==> flow/design.v <==
module keypad_encoder_4x4(input [7:0]data,output reg [3:0] encode_data);
  always @(data) begin
    case(data)
      8'h81: encode_data = 4'd0;
      8'h82: encode_data = 4'd1;
      8'h84: encode_data = 4'd2;
      8'h88: encode_data = 4'd3;
      8'h41: encode_data = 4'd4;
      8'h42: encode_data = 4'd5;
      8'h44: encode_data = 4'd6;
      8'h48: encode_data = 4'd7;
      8'h21: encode_data = 4'd8;
      8'h22: encode_data = 4'd9;
      8'h24: encode_data = 4'd10;
      8'h28: encode_data = 4'd11;
      8'h11: encode_data = 4'd12;
      8'h12: encode_data = 4'd13;
      8'h14: encode_data = 4'd14;
      8'h18: encode_data = 4'd15;
      default: encode_data = 4'd0;
  endcase
 end
endmodule
module keypad_scanner #(parameter rows_count=4, 
                        parameter cols_count=4)(input clk, rst, start, input [rows_count-1:0] rows, input ack, 
                                                output reg[cols_count-1:0] cols,output reg[cols_count+rows_count-1:0] data, output reg done);
  typedef enum {scan_rows, detect_row, wait_key_release} States_e;
  States_e state,nextState;
  always_ff @(posedge clk) begin: rst_clk_blk
    if(!rst) begin
      state <= scan_rows;
    end
    else
      state <= nextState;
  end:rst_clk_blk
  always_ff @(posedge clk) begin: Scanning
   if (!rst) begin 
      cols <= '0;
      cols[0] <= 1; 
   end
   else begin
   if(start == 1) begin:start_fsm
    case(state) 
      scan_rows: begin
                     if(rows == 0) begin
                       cols <= {cols[cols_count-2:0],cols[cols_count-1]}; 
                     end
      end
 endcase
   end
  end
  end:Scanning
  always_comb begin
     case(state) 
      scan_rows: begin 
                   data = '0;
                   done = 0;
                 end
      detect_row: begin 
                    if (ack == 0) begin data = {rows,cols};
                                        done = 1;
                                  end
                    else begin data = 0;
                               done = 0;
                  end
                end            
      wait_key_release: begin 
                   data = 0;
                   done = 0;
                 end  
      default: begin 
                   data = 0;
                   done = 0;
                 end  
    endcase
  end
  always_comb begin: state_change
   case(state) 
     scan_rows: begin
                 if(rows != 0 )
                      nextState = detect_row;
                 else
                      nextState = scan_rows;
     end
     detect_row: if(ack == 1) begin
                    nextState = wait_key_release;
                 end
                 else nextState = detect_row;
     wait_key_release: if(rows != 0) nextState = wait_key_release;
                       else          nextState = scan_rows;
     default: nextState = scan_rows;
   endcase
  end:state_change
endmodule
module keypad_controller #(parameter cols_count=4,parameter rows_count=4)(
                           input clk, rst, enable, ack,
                           output [cols_count-1:0] cols,
                           input [rows_count-1:0]rows,
                           output reg [3:0] encode_data,
                           output reg done);
  wire [cols_count+rows_count-1:0] data;
  keypad_scanner kpad_scanner(.clk(clk), .rst(rst), .start(enable), .rows(rows),.cols(cols),.data(data),.ack(ack),.done(done));
  keypad_encoder_4x4 kpad_encode(.data(data),.encode_data(encode_data));
endmodule
module alu #(parameter BCDdigits=2)(           input [3:0]operator,
					       input bit op1_sign,
					       input bit op2_sign,
                                               input [BCDdigits*4-1:0] operand1,operand2,
                                               output reg [BCDdigits*4*2-1:0]result,
                                               output reg sign);
  parameter plus     = 4'd10;
  parameter subtract = 4'd11;
  parameter mul      = 4'd12;
  parameter div      = 4'd13;
  always_comb begin
     sign = 0;
     case(operator) 
        plus: begin
             if(op1_sign == 0 && op2_sign == 0) begin
	     result =  operand1 + operand2;
             sign = 0;
	     end
	     else if(op1_sign == 0 && op2_sign == 1) begin
	     result =  operand1 - operand2;
             sign = 0;
	     end
	     else if(op1_sign == 1 && op2_sign == 0) begin
	       if (operand1 < operand2) begin
	         result =  operand2 - operand1;
                 sign = 0;
	       end
	       else begin
	         result = operand1 - operand2;
	         sign = 1;
	       end
	       end
	     else begin
	     result =  operand1 + operand2;
             sign = 1;
	     end
            end
        subtract: begin
             if(op1_sign == 0 && op2_sign == 0) begin
	      if (operand1 < operand2) begin
               result = operand2 - operand1;
               sign = 1;
             end
             else begin
               result = operand1 - operand2;
               sign = 0;
             end
             end
            else if(op1_sign == 1 && op2_sign == 1) begin
	      if (operand1 < operand2) begin
               result = operand2 - operand1;
               sign = 0;
             end
             else begin
               result = operand1 - operand2;
               sign = 1;
             end
             end
            else if(op1_sign == 0 && op2_sign == 1) begin
	       result = operand1 + operand2;
               sign = 0;
            end
            else begin
	       result = operand1 + operand2;
               sign = 1;
             end
            end
        mul: begin
             if(op1_sign == 0 && op2_sign == 0) begin
	      result =  operand1 * operand2;
              sign = 0;
	     end
	     else if(op1_sign == 0 && op2_sign == 1) begin
	     result =  operand1 * operand2;
             sign = 1;
	     end
	     else if(op1_sign == 1 && op2_sign == 0) begin
	     result =  operand1 * operand2;
             sign = 1;
	     end
	     else begin
	     result =  operand1 * operand2;
             sign = 0;
	     end
            end
        div: begin
               if(operand2 == 0) result = 0;      
               else  begin
             if(op1_sign == 0 && op2_sign == 0) begin
	      result =  operand1 / operand2;
              sign = 0;
	     end
	     else if(op1_sign == 0 && op2_sign == 1) begin
	     result =  operand1 / operand2;
             sign = 1;
	     end
	     else if(op1_sign == 1 && op2_sign == 0) begin
	     result =  operand1 / operand2;
             sign = 1;
	     end
	     else begin
	     result =  operand1 / operand2;
             sign = 0;
	     end
	       end
            end
        default: begin 
	          result = 0;
		  sign = 0;
		 end
      endcase
  end
endmodule
module BCD2binary #(parameter BCDdigits = 4)(input [BCDdigits*4-1:0] bcd,
                                             output reg [BCDdigits*4-1:0] binary);
 always @(bcd)begin
    binary = bcd[15:12]* 10'd1000 + bcd[11:8] * 8'd100 +bcd[7:4] * 8'd10 + bcd[3:0]; 
 end
endmodule
module binary2BCD(input [15:0] binary,
                  output reg [15:0] bcd);
  reg[3:0] digit1,digit2,digit3,digit4;
  integer counter;
  always @(binary) begin
      digit1 = 0;
      digit2 = 0;
      digit3 = 0;
      digit4 = 0;
      counter = 0;
   if(binary <= 16'h270f) begin   
    for (counter = 15; counter >= 0; counter = counter - 1) begin
      if(digit2 >= 5)  digit2 = digit2 + 3;
      if(digit3 >= 5)  digit3 = digit3 + 3;
      if(digit4 >= 5)  digit4 = digit4 + 3;
      digit1 = digit1 << 1;
      digit1[0] = digit2[3];
      digit2 = digit2 << 1;
      digit2[0] = digit3[3];
      digit3 = digit3 << 1;
      digit3[0] = digit4[3];
      digit4 = digit4 << 1;
      digit4[0] = binary[counter];  
    end
   bcd = {digit1,digit2,digit3,digit4};
  end
  else begin
    bcd = {4'h0,4'ha,4'hb,4'hb};
  end
  end
endmodule
`timescale 1 ns / 1 ns
module control_logic #(parameter BCDdigits=2)(input [3:0] data,
                                            input clk, rst, done,
                                            output reg ack,
                                            output reg [BCDdigits*4*2-1:0] display,
                                            output reg sign);
  typedef enum {start, receiveBCDdigits_set1, receiveOperation, receiveBCDdigits_set2, compute_and_continue, ack_BCDdigits_set1, ack_BCDdigits_set2, ack_operation} States_e;
  States_e state,nextState;
  reg [BCDdigits*4-1:0] operand1,operand2;
  reg [3:0] operator;
  reg op1_sign;
  wire [BCDdigits*4*2-1:0] op_bin1,op_bin2;
  wire [BCDdigits*4*2-1:0] op;
  wire op2_sign,alu_sign;
  reg [15:0] alu_op1,alu_op2;    
  reg [31:0] alu_result;
  reg [15:0] condt_result;
  assign condt_result = (alu_result > 32'd9999) ? '1:alu_result[15:0];
  assign op2_sign = '0;
  alu#(.BCDdigits(4)) alu(.operator(operator),.operand1(op_bin1),.operand2(op_bin2),.result(alu_result),.sign(alu_sign),.op1_sign(op1_sign),.op2_sign(op2_sign));  
  BCD2binary bb1(.bcd(alu_op1),.binary(op_bin1));
  BCD2binary bb2(.bcd(alu_op2),.binary(op_bin2));
  binary2BCD b2b(.binary(condt_result),.bcd(op));
  always_ff @(posedge clk) begin: rst_clk_blk
    if(!rst) begin
     state <= start;
    end
    else
      state <= nextState;
  end:rst_clk_blk
 always @(posedge clk) begin:fsm_logic
      case(state)
        start:   begin  ack <= '0;
                   operand1 <= '0;
                   operand2 <= '0;
                   operator <= '0;
                   alu_op1  <= '0;
                   alu_op2  <= '0; 
                   op1_sign <= '0;
                 end
        receiveBCDdigits_set1: begin 
                            ack <= 1;
                            if(data <= 4'd9) begin   
                              operand1 <= {operand1[BCDdigits*4-4-1:0],data};   
                            end
                            sign <= 0;
                           end
        ack_BCDdigits_set1: 
                            begin 
                               ack <= 0;
                               alu_op1 <= operand1;
                               display <= operand1;
                            end
        receiveOperation: begin
                           ack <= 1;
                           operator <= data[3:0];   
                          end
        ack_operation: 
                       begin 
                          ack <= 0;
                       end
        receiveBCDdigits_set2: begin 
                           ack <= 1;
                             operand2 <= {operand2[BCDdigits*4-4-1:0],data};   
                           sign <= 0;
                         end
        ack_BCDdigits_set2: 
                            begin
                              ack <= 0;
			      sign <= 0;
                              display <= operand2;
                              alu_op2 <= operand2;
                            end
        compute_and_continue: begin 
                         ack <= 1;
                         if(data >=4'd9) begin   
                           if(op != 16'habb) alu_op1 <= op;
                           else alu_op1 <= 0;
                           op1_sign <= alu_sign;
                           operand2 <= '0;
                           alu_op2 <= '0;
                           operator <= data[3:0];
                           display <= op; 
			   sign <= alu_sign;
                         end
                   end
        endcase
  end:fsm_logic
  always_comb begin: always_comb_nextstate
    case(state)
         start:           if(done == 1) nextState = receiveBCDdigits_set1;
                          else nextState = start;
        receiveBCDdigits_set1: 
                          if (done == 1) nextState = ack_BCDdigits_set1;
                          else nextState = receiveBCDdigits_set1;
        ack_BCDdigits_set1: 
                         if(done == 1 && data <= 4'd9) 
                           nextState = receiveBCDdigits_set1;
                         else if (done == 1 && data <=4'd13) 
                           nextState = receiveOperation;
                         else if(done ==1)
                           nextState = start;
                         else nextState = ack_BCDdigits_set1;
        receiveOperation:
                          if(done == 1) nextState = ack_operation;
                          else nextState = receiveOperation;
        ack_operation: 
                     if(done==1)
                       nextState = receiveBCDdigits_set2;
                     else nextState = ack_operation;
        receiveBCDdigits_set2:
                          if (done == 1) nextState = ack_BCDdigits_set2;
                          else nextState = receiveBCDdigits_set2;
        ack_BCDdigits_set2:
                         if(done == 1 && data <= 4'd9) 
                           nextState = receiveBCDdigits_set2;
                         else if (done == 1 && data <= 4'd14) 
                           nextState = compute_and_continue;
                         else if(done ==1)
                           nextState = start;
                         else nextState = ack_BCDdigits_set2;
        compute_and_continue: if (data <= 4'd13)
                           nextState = ack_operation;
                         else if (done == 1)
                           nextState = start;
                         else nextState = compute_and_continue;
        default : nextState = start;       
        endcase
  end: always_comb_nextstate
endmodule
module BCD2seg7 (input [3:0] bcd,
                 output reg [7:0]leds);
	always @(bcd)
		case (bcd)      
			4'h0: leds = 8'b0111_1110;
	   		4'h1: leds = 8'b0011_0000;
			4'h2: leds = 8'b0110_1101;
			4'h3: leds = 8'b0111_1001;
			4'h4: leds = 8'b0011_0011;
			4'h5: leds = 8'b0101_1011;
			4'h6: leds = 8'b0101_1111;
			4'h7: leds = 8'b0111_0000;
			4'h8: leds = 8'b0111_1111;
			4'h9: leds = 8'b0111_1011;
			4'ha: leds = 8'b0100_1111;   
			4'hb: leds = 8'b0000_0101;   
			default: leds = 8'b0000_0000;
		endcase
endmodule
module display #(parameter BCDdigits = 2)(input [BCDdigits*4*2-1:0] display_data,
                                          output wire [7:0]seven_seg_data1,seven_seg_data2,seven_seg_data3,seven_seg_data4);
 BCD2seg7 disp1(.bcd(display_data[15:12]),.leds(seven_seg_data1));
 BCD2seg7 disp2(.bcd(display_data[11:8]),.leds(seven_seg_data2));
 BCD2seg7 disp3(.bcd(display_data[7:4]),.leds(seven_seg_data3));
 BCD2seg7 disp4(.bcd(display_data[3:0]),.leds(seven_seg_data4));
endmodule
`timescale 1 ns / 1 ns
module calculator #(parameter BCDdigits = 2,parameter cols_count=4,parameter rows_count=4)(
                                                                                          input clk,rst,start,
                                                                                          output [cols_count-1:0] cols,
                                                                                          input [rows_count-1:0] rows,
                                                                                          output reg [7:0] digit1,digit2,digit3,digit4,
                                                                                          output reg sign);
  wire [BCDdigits*4*2-1:0] display;
  wire [3:0]encode_data;
  wire done,ack;
  keypad_controller kpad_controller(.clk(clk), .rst(rst), .enable(start), .ack(ack),.cols(cols),.rows(rows),.encode_data(encode_data),.done(done));
  control_logic control_logic(.data(encode_data), .clk(clk), .rst(rst), .done(done), .ack(ack), .display(display),.sign(sign));
  display disp(.display_data(display[15:0]),.seven_seg_data1(digit1),.seven_seg_data2(digit2),.seven_seg_data3(digit3),.seven_seg_data4(digit4));
 endmodule
---- Tool chain data of calculator ----
Tool output for the design above, in the order of the flow.
Lines are those of the file above, counted from 1.
Cell names lack the library's common part.
The mark - stands for no value.
design
  top ..................................... calculator
  clock port .............................. clk
  standard-cell library ................... sky130hd
  timing corner ........................... tt_025C_1v80

---- Word level ----
Counts by Yosys on the flattened word-level netlist (proc, flatten, opt, wreduce; memories kept). Print and check cells are left out. Cells with the same type and inputs are merged into one.
Yosys's memory passes give these memory sizes; they may raise the number of words (mostly to a power of two), join words into wider ones and drop unused or constant bits.
operators by class
  reductions and logical operators ........ 29
  multiplexer cells ....................... 144
  magnitude comparators ................... 51
  div/mod/pow operators ................... 1
  equality and inequality tests ........... 31
  add/subtract/negate cells ............... 53
  multiply operators ...................... 7
operator list
  operator                                                                              number
  16-bit by 16-bit divider with 32-bit output                                           1
  16-bit by 16-bit multiplier with 32-bit output                                        1
  32-bit 2-to-1 mux                                                                     9
  4-bit 2-to-1 mux                                                                      71
  32-bit case mux with 8-bit select                                                     1
  4-bit by 3-bit greater-or-equal comparator with 1-bit output (second input constant)  44
  16-bit case mux with 3-bit select                                                     3
  4-bit by 2-bit adder with 4-bit output (second input constant)                        34
  32-bit by 3-bit == test with 1-bit output (second input constant)                     4
  32-bit case mux with 4-bit select                                                     1
  32-bit by 2-bit == test with 1-bit output (second input constant)                     3
  16-bit 2-to-1 mux                                                                     6
  4-bit by 7-bit multiplier with 11-bit output (second input constant)                  2
  3-bit 2-to-1 mux                                                                      27
  4-bit by 5-bit multiplier with 9-bit output (second input constant)                   2
  32-bit by 1-bit == test with 1-bit output (second input constant)                     2
  32-bit logical NOT                                                                    2
  4-bit case mux with 15-bit select                                                     1
  4-bit by 3-bit multiplier with 7-bit output (second input constant)                   2
  16-bit by 16-bit subtractor with 17-bit output                                        2
  16-bit by 11-bit adder with 16-bit output                                             2
  16-bit by 4-bit adder with 16-bit output                                              2
  16-bit by 8-bit adder with 16-bit output                                              2
  32-bit by 14-bit > comparator with 1-bit output (second input constant)               1
  8-bit by 5-bit == test with 1-bit output (second input constant)                      4
  8-bit by 6-bit == test with 1-bit output (second input constant)                      4
  8-bit by 7-bit == test with 1-bit output (second input constant)                      4
  8-bit 2-to-1 mux                                                                      4
Other operator kinds: 28; their cells: 75.
bit counts
  output and inout port bits .............. 37
  input port bits ......................... 7
  memory cells ............................ 4
  clocked read ports x word width ......... 28
  register bits ........................... 139
  elaborated cells ........................ 333
  ROM bits ................................ 448
memories
  memory            depth  bits a word  read ports  write ports  line  RTL
  (name not given)  16     7            1           0            388   case (bcd)
  (name not given)  16     7            1           0            388
  (name not given)  16     7            1           0            388
  (name not given)  16     7            1           0            388

---- Depth ----
Depth = most cells in a row (Yosys ltp): at word level without a register or memory, in the mapped netlist without a sequential cell, where the memories' decode and read muxes count.
depth
  word-level depth ........................ 61
  ABC_AREA ................................ 0
  depth in mapped cells ................... 473
  mapped depth without buffers ............ 431

---- Mapped cells and area ----
The flow's flattened synthesis, as Yosys stat reports it; memories are mapped. The netlist is that of the ABC_AREA named above (0 if unset); the other value can give another one.
cells by type
  type      number  area in all (um2)
  ha_1      505     6,318.56
  fa_1      114     2.28E+03
  nor2_1    498     1.87E+03
  edfxtp_1  59      1.77E+03
  nand2_1   421     1.58E+03
  o21a_1    205     1.54E+03
  inv_1     349     1.31E+03
  nor3_1    261     1.31E+03
  a21oi_1   258     1.29E+03
  xnor2_1   139     1.22E+03
  dfxtp_1   47      940.902
  o31ai_1   105     788.256
  o21ai_0   142     710.682
  mux2i_1   68      680.653
  mux2_2    56      630.605
  a21o_1    81      608.083
  nand3_1   121     605.581
  xor2_1    64      560.538
Not listed: further types 132, cells in them 1390.
mapped netlist
  buffers ................................. 151
  mapped area ............................. 36,546.3 um2
  sequential part of the area ............. 2,712.6 um2
  flip-flops .............................. 106
  mapped cells ............................ 4,883
By module: a second synthesis without flattening, with its own total; a netlist apart from the flattened one above.
unflattened totals
  cell total of the unflattened synthesis .. 6,104
  area (unflattened synthesis) ............ 46,265.6 um2
Rows give one instance, submodules left out.
modules
  module              times used  cells  sequential area (um2)  area (um2)
  alu (BCDdigits=4)   1           4,579  0.0                    33,492.1
  binary2BCD          1           733    0.0                    4,838.4
  BCD2binary          2           184    0.0                    1,636.6
  control_logic       1           231    2,052.0                3,125.5
  BCD2seg7            4           35     0.0                    269.0
  keypad_scanner      1           36     140.1                  335.3
  keypad_encoder_4x4  1           17     0.0                    125.1
  calculator          1           0      0.0                    0.0
  display             1           0      0.0                    0.0
  keypad_controller   1           0      0.0                    0.0

---- Path before layout ----
Path of least setup slack by OpenSTA after synthesis, without wires, with an ideal clock, recovery checks aside; 20% of the period is set as input and as output delay. Where synthesis merged equal registers, the netlist keeps one of their names.
timing path after synthesis
  path kind ............................... register to register
  start ................................... reg control_logic.alu_op2[6]
  end ..................................... reg (no name shown)
  buffers on the path ..................... 44
  stages .................................. 443
  slack ................................... -1,116 ps
  time at the first pin ................... 0 ps
  period .................................. 85,000 ps
  setup time .............................. 70 ps
  path delay .............................. 86,116 ps
  arrival ................................. 86,046 ps
  data required time ...................... 84,930 ps
  synthesis period reached ................ 86,116 ps
"path delay" = arrival - input delay + setup time.
"stages": output pins that drive a net of the path, with the launching flip-flop's if there is one; two outputs of one cell count as two.
"synthesis period reached" = period - worst setup slack (recovery checks aside). The figure is calculated, with input and output delays left at 20% of the set period.
At most two assigning lines are given for a register; there are more.
on the way, after synthesis
  path through ............................ edfxtp_1 -> ha_1 -> inv_1 -> fa_1 -> inv_1 -> ha_1 -> fa_1 -> inv_1 -> nand2_1 -> nor3_1 -> ha_1 -> o21a_1 -> o22ai_1 -> o311ai_1 -> and3_1 -> ha_1 -> a21o_1 -> a21oi_1 -> (+407 left out) -> a21oi_1 -> nor2b_1 -> o21ai_0 -> nand2b_1 -> a21oi_1 -> o2111ai_1 -> a2111oi_0 -> nand4_1 -> a2111oi_0 -> nand4_1 -> o31a_1 -> and2_1 -> a211oi_1 -> o21a_1 -> inv_1 -> ha_1 -> o21a_1 -> a21oi_1
  elaborated cells between the ends (all ways) .. 82
  those cells by class .................... add/sub (20); mul (2); div (1); compare (18); mux (40); reduce/logical (1)
RTL lines, path after synthesis
  item                line  RTL
  start: declaration  269   reg [15:0] alu_op1,alu_op2;
  start: assignment   292   alu_op2  <= '0;
  start: assignment   326   alu_op2 <= operand2;
Chain of elaborated cells between the ends: none given.

---- Worst path after layout ----
From the final timing report of flow run 1: the path of least setup slack in the routed layout; clock arrival at registers is part of the times.
The path's times are printed in steps of 10 ps; the period is the one set.
timing path after layout
  path kind ............................... register to register
  start ................................... reg control_logic.alu_op2[4]
  end ..................................... reg (no name shown)
  stages .................................. 410
  data required time ...................... 65,990 ps
  setup time .............................. 60 ps
  arrival ................................. 72,270 ps
  time at the first pin ................... 350 ps
  buffers on the path ..................... 6
  period .................................. 65,700 ps
  slack ................................... -6,280 ps
At most two assigning lines are given for a register; there are more.
on the way, after layout
  path through ............................ edfxtp_1 -> ha_1 -> inv_2 -> fa_1 -> inv_1 -> ha_2 -> fa_2 -> and2_4 -> a21oi_4 -> nor2_4 -> nand2_4 -> nor3_4 -> ha_2 -> or3_4 -> o22a_1 -> mux2i_2 -> and3_4 -> ha_4 -> (+374 left out) -> nor2b_1 -> o21ai_1 -> nand2b_1 -> a21oi_2 -> o2111ai_2 -> a2111oi_2 -> nand4_1 -> a2111oi_2 -> nand4_1 -> o31a_1 -> and2_4 -> a211oi_4 -> o21a_1 -> inv_1 -> ha_2 -> mux2i_1 -> nand2b_1 -> o21ai_1
  elaborated cells between the ends (all ways) .. 82
  those cells by class .................... add/sub (20); mul (2); div (1); compare (18); mux (40); reduce/logical (1)
RTL lines, path after layout
  item                line  RTL
  start: declaration  269   reg [15:0] alu_op1,alu_op2;
  start: assignment   292   alu_op2  <= '0;
  start: assignment   326   alu_op2 <= operand2;
Chain of elaborated cells between the ends: none given.

Data sheet: physical implementation of calculator

calculator through Yosys and OpenROAD on sky130hd: 3 stored runs, unordered, with their settings and measured results. The constraints put input and output delay at 20% of the set period each and load the outputs with 0.01 pF.
By "worst setup path time" is meant the share of the clock period that the worst setup path is allowed (20% is reserved at inputs, 20% at outputs), minus its slack. Clock arrival times at its registers enter into it.
"worst setup path time" is known to 10 ps.

======== flow run 1 ========
==> flow/run.sh <==
#!/bin/bash
# the make line also repeats the synthesis and layout settings of config.mk as NAME=value (left out here)
make -C /OpenROAD-flow-scripts/flow DESIGN_CONFIG=/design/flow/config.mk WORK_HOME=/design/flow/orfs CLKGATE_MAP_FILE= finish
==> flow/config.mk <==
export PLATFORM = sky130hd
export DESIGN_NAME = calculator
export DESIGN_NICKNAME = calculator
export VERILOG_FILES = /design/flow/design.v
export SDC_FILE = /design/flow/constraint.sdc
export NUM_CORES = 4
export LEC_CHECK = 0
export CAP_MARGIN = 20
export CORE_ASPECT_RATIO = 1.1
export CORE_MARGIN = 10
export CORE_UTILIZATION = 18
export GPL_ROUTABILITY_DRIVEN = 1
export GPL_TIMING_DRIVEN = 1
export MAX_ROUTING_LAYER = met4
export PLACE_DENSITY = 0.6
export SETUP_SLACK_MARGIN = -2.0
export SLEW_MARGIN = 20
export TNS_END_PERCENT = 75
==> flow/constraint.sdc <==
create_clock -name core_clock -period 65.7 [get_ports {clk}]
set_input_delay 13.1400 -clock core_clock [delete_from_list [all_inputs] [get_ports {clk}]]
set_output_delay 13.1400 -clock core_clock [all_outputs]
set_load 0.01 [all_outputs]

-------- measured, flow run 1 --------
  worst hold slack ........................ 513 ps
  worst setup path time ................... 71,980 ps
  worst setup path type ................... register to register
  standard-cell area of the final layout .. 56,793.2 um2
  area of the synthesized netlist ......... 36,546.3 um2
  smallest setup slack .................... -6,283 ps
  die area ................................ 221,479.0 um2
  total negative slack on setup checks .... -318,232 ps

======== flow run 2 ========
==> flow/run.sh <==
#!/bin/bash
# the make line also repeats the synthesis and layout settings of config.mk as NAME=value (left out here)
make -C /OpenROAD-flow-scripts/flow DESIGN_CONFIG=/design/flow/config.mk WORK_HOME=/design/flow/orfs CLKGATE_MAP_FILE= finish
==> flow/config.mk <==
export PLATFORM = sky130hd
export DESIGN_NAME = calculator
export DESIGN_NICKNAME = calculator
export VERILOG_FILES = /design/flow/design.v
export SDC_FILE = /design/flow/constraint.sdc
export NUM_CORES = 4
export LEC_CHECK = 0
export CAP_MARGIN = 20
export CORE_MARGIN = 2
export CORE_UTILIZATION = 40
export SLEW_MARGIN = 20
==> flow/constraint.sdc <==
create_clock -name core_clock -period 48.7 [get_ports {clk}]
set_input_delay 9.7400 -clock core_clock [delete_from_list [all_inputs] [get_ports {clk}]]
set_output_delay 9.7400 -clock core_clock [all_outputs]
set_load 0.01 [all_outputs]

-------- measured, flow run 2 --------
  worst hold slack ........................ 514 ps
  worst setup path time ................... 73,040 ps
  worst setup path type ................... register to register
  standard-cell area of the final layout .. 58,315.9 um2
  area of the synthesized netlist ......... 36,546.3 um2
  smallest setup slack .................... -24,340 ps
  die area ................................ 93,798.3 um2
  total negative slack on setup checks .... -1,372,890 ps

======== flow run 3 ========
==> flow/run.sh <==
#!/bin/bash
# the make line also repeats the synthesis and layout settings of config.mk as NAME=value (left out here)
make -C /OpenROAD-flow-scripts/flow DESIGN_CONFIG=/design/flow/config.mk WORK_HOME=/design/flow/orfs CLKGATE_MAP_FILE= finish
==> flow/config.mk <==
export PLATFORM = sky130hd
export DESIGN_NAME = calculator
export DESIGN_NICKNAME = calculator
export VERILOG_FILES = /design/flow/design.v
export SDC_FILE = /design/flow/constraint.sdc
export NUM_CORES = 4
export LEC_CHECK = 0
export ABC_AREA = 0
export CAP_MARGIN = 15
export CELL_PAD_IN_SITES_DETAIL_PLACEMENT = 1
export CELL_PAD_IN_SITES_GLOBAL_PLACEMENT = 1
export CORE_ASPECT_RATIO = 1.6
export CORE_MARGIN = 2
export CORE_UTILIZATION = 40
export CTS_CLUSTER_DIAMETER = 175
export HOLD_SLACK_MARGIN = -0.06
export MAX_ROUTING_LAYER = met4
export SETUP_SLACK_MARGIN = 5.0
export SLEW_MARGIN = 15
export TNS_END_PERCENT = 10
==> flow/constraint.sdc <==
create_clock -name core_clock -period 85.0 [get_ports {clk}]
set_input_delay 17.0000 -clock core_clock [delete_from_list [all_inputs] [get_ports {clk}]]
set_output_delay 17.0000 -clock core_clock [all_outputs]
set_load 0.01 [all_outputs]

-------- measured, flow run 3 --------
  worst hold slack ........................ 514 ps
  worst setup path time ................... 77,610 ps
  worst setup path type ................... register to register
  standard-cell area of the final layout .. 44,111.1 um2
  area of the synthesized netlist ......... 36,546.3 um2
  smallest setup slack .................... 7,391 ps
  die area ................................ 93,867.1 um2
  total negative slack on setup checks .... 0 ps
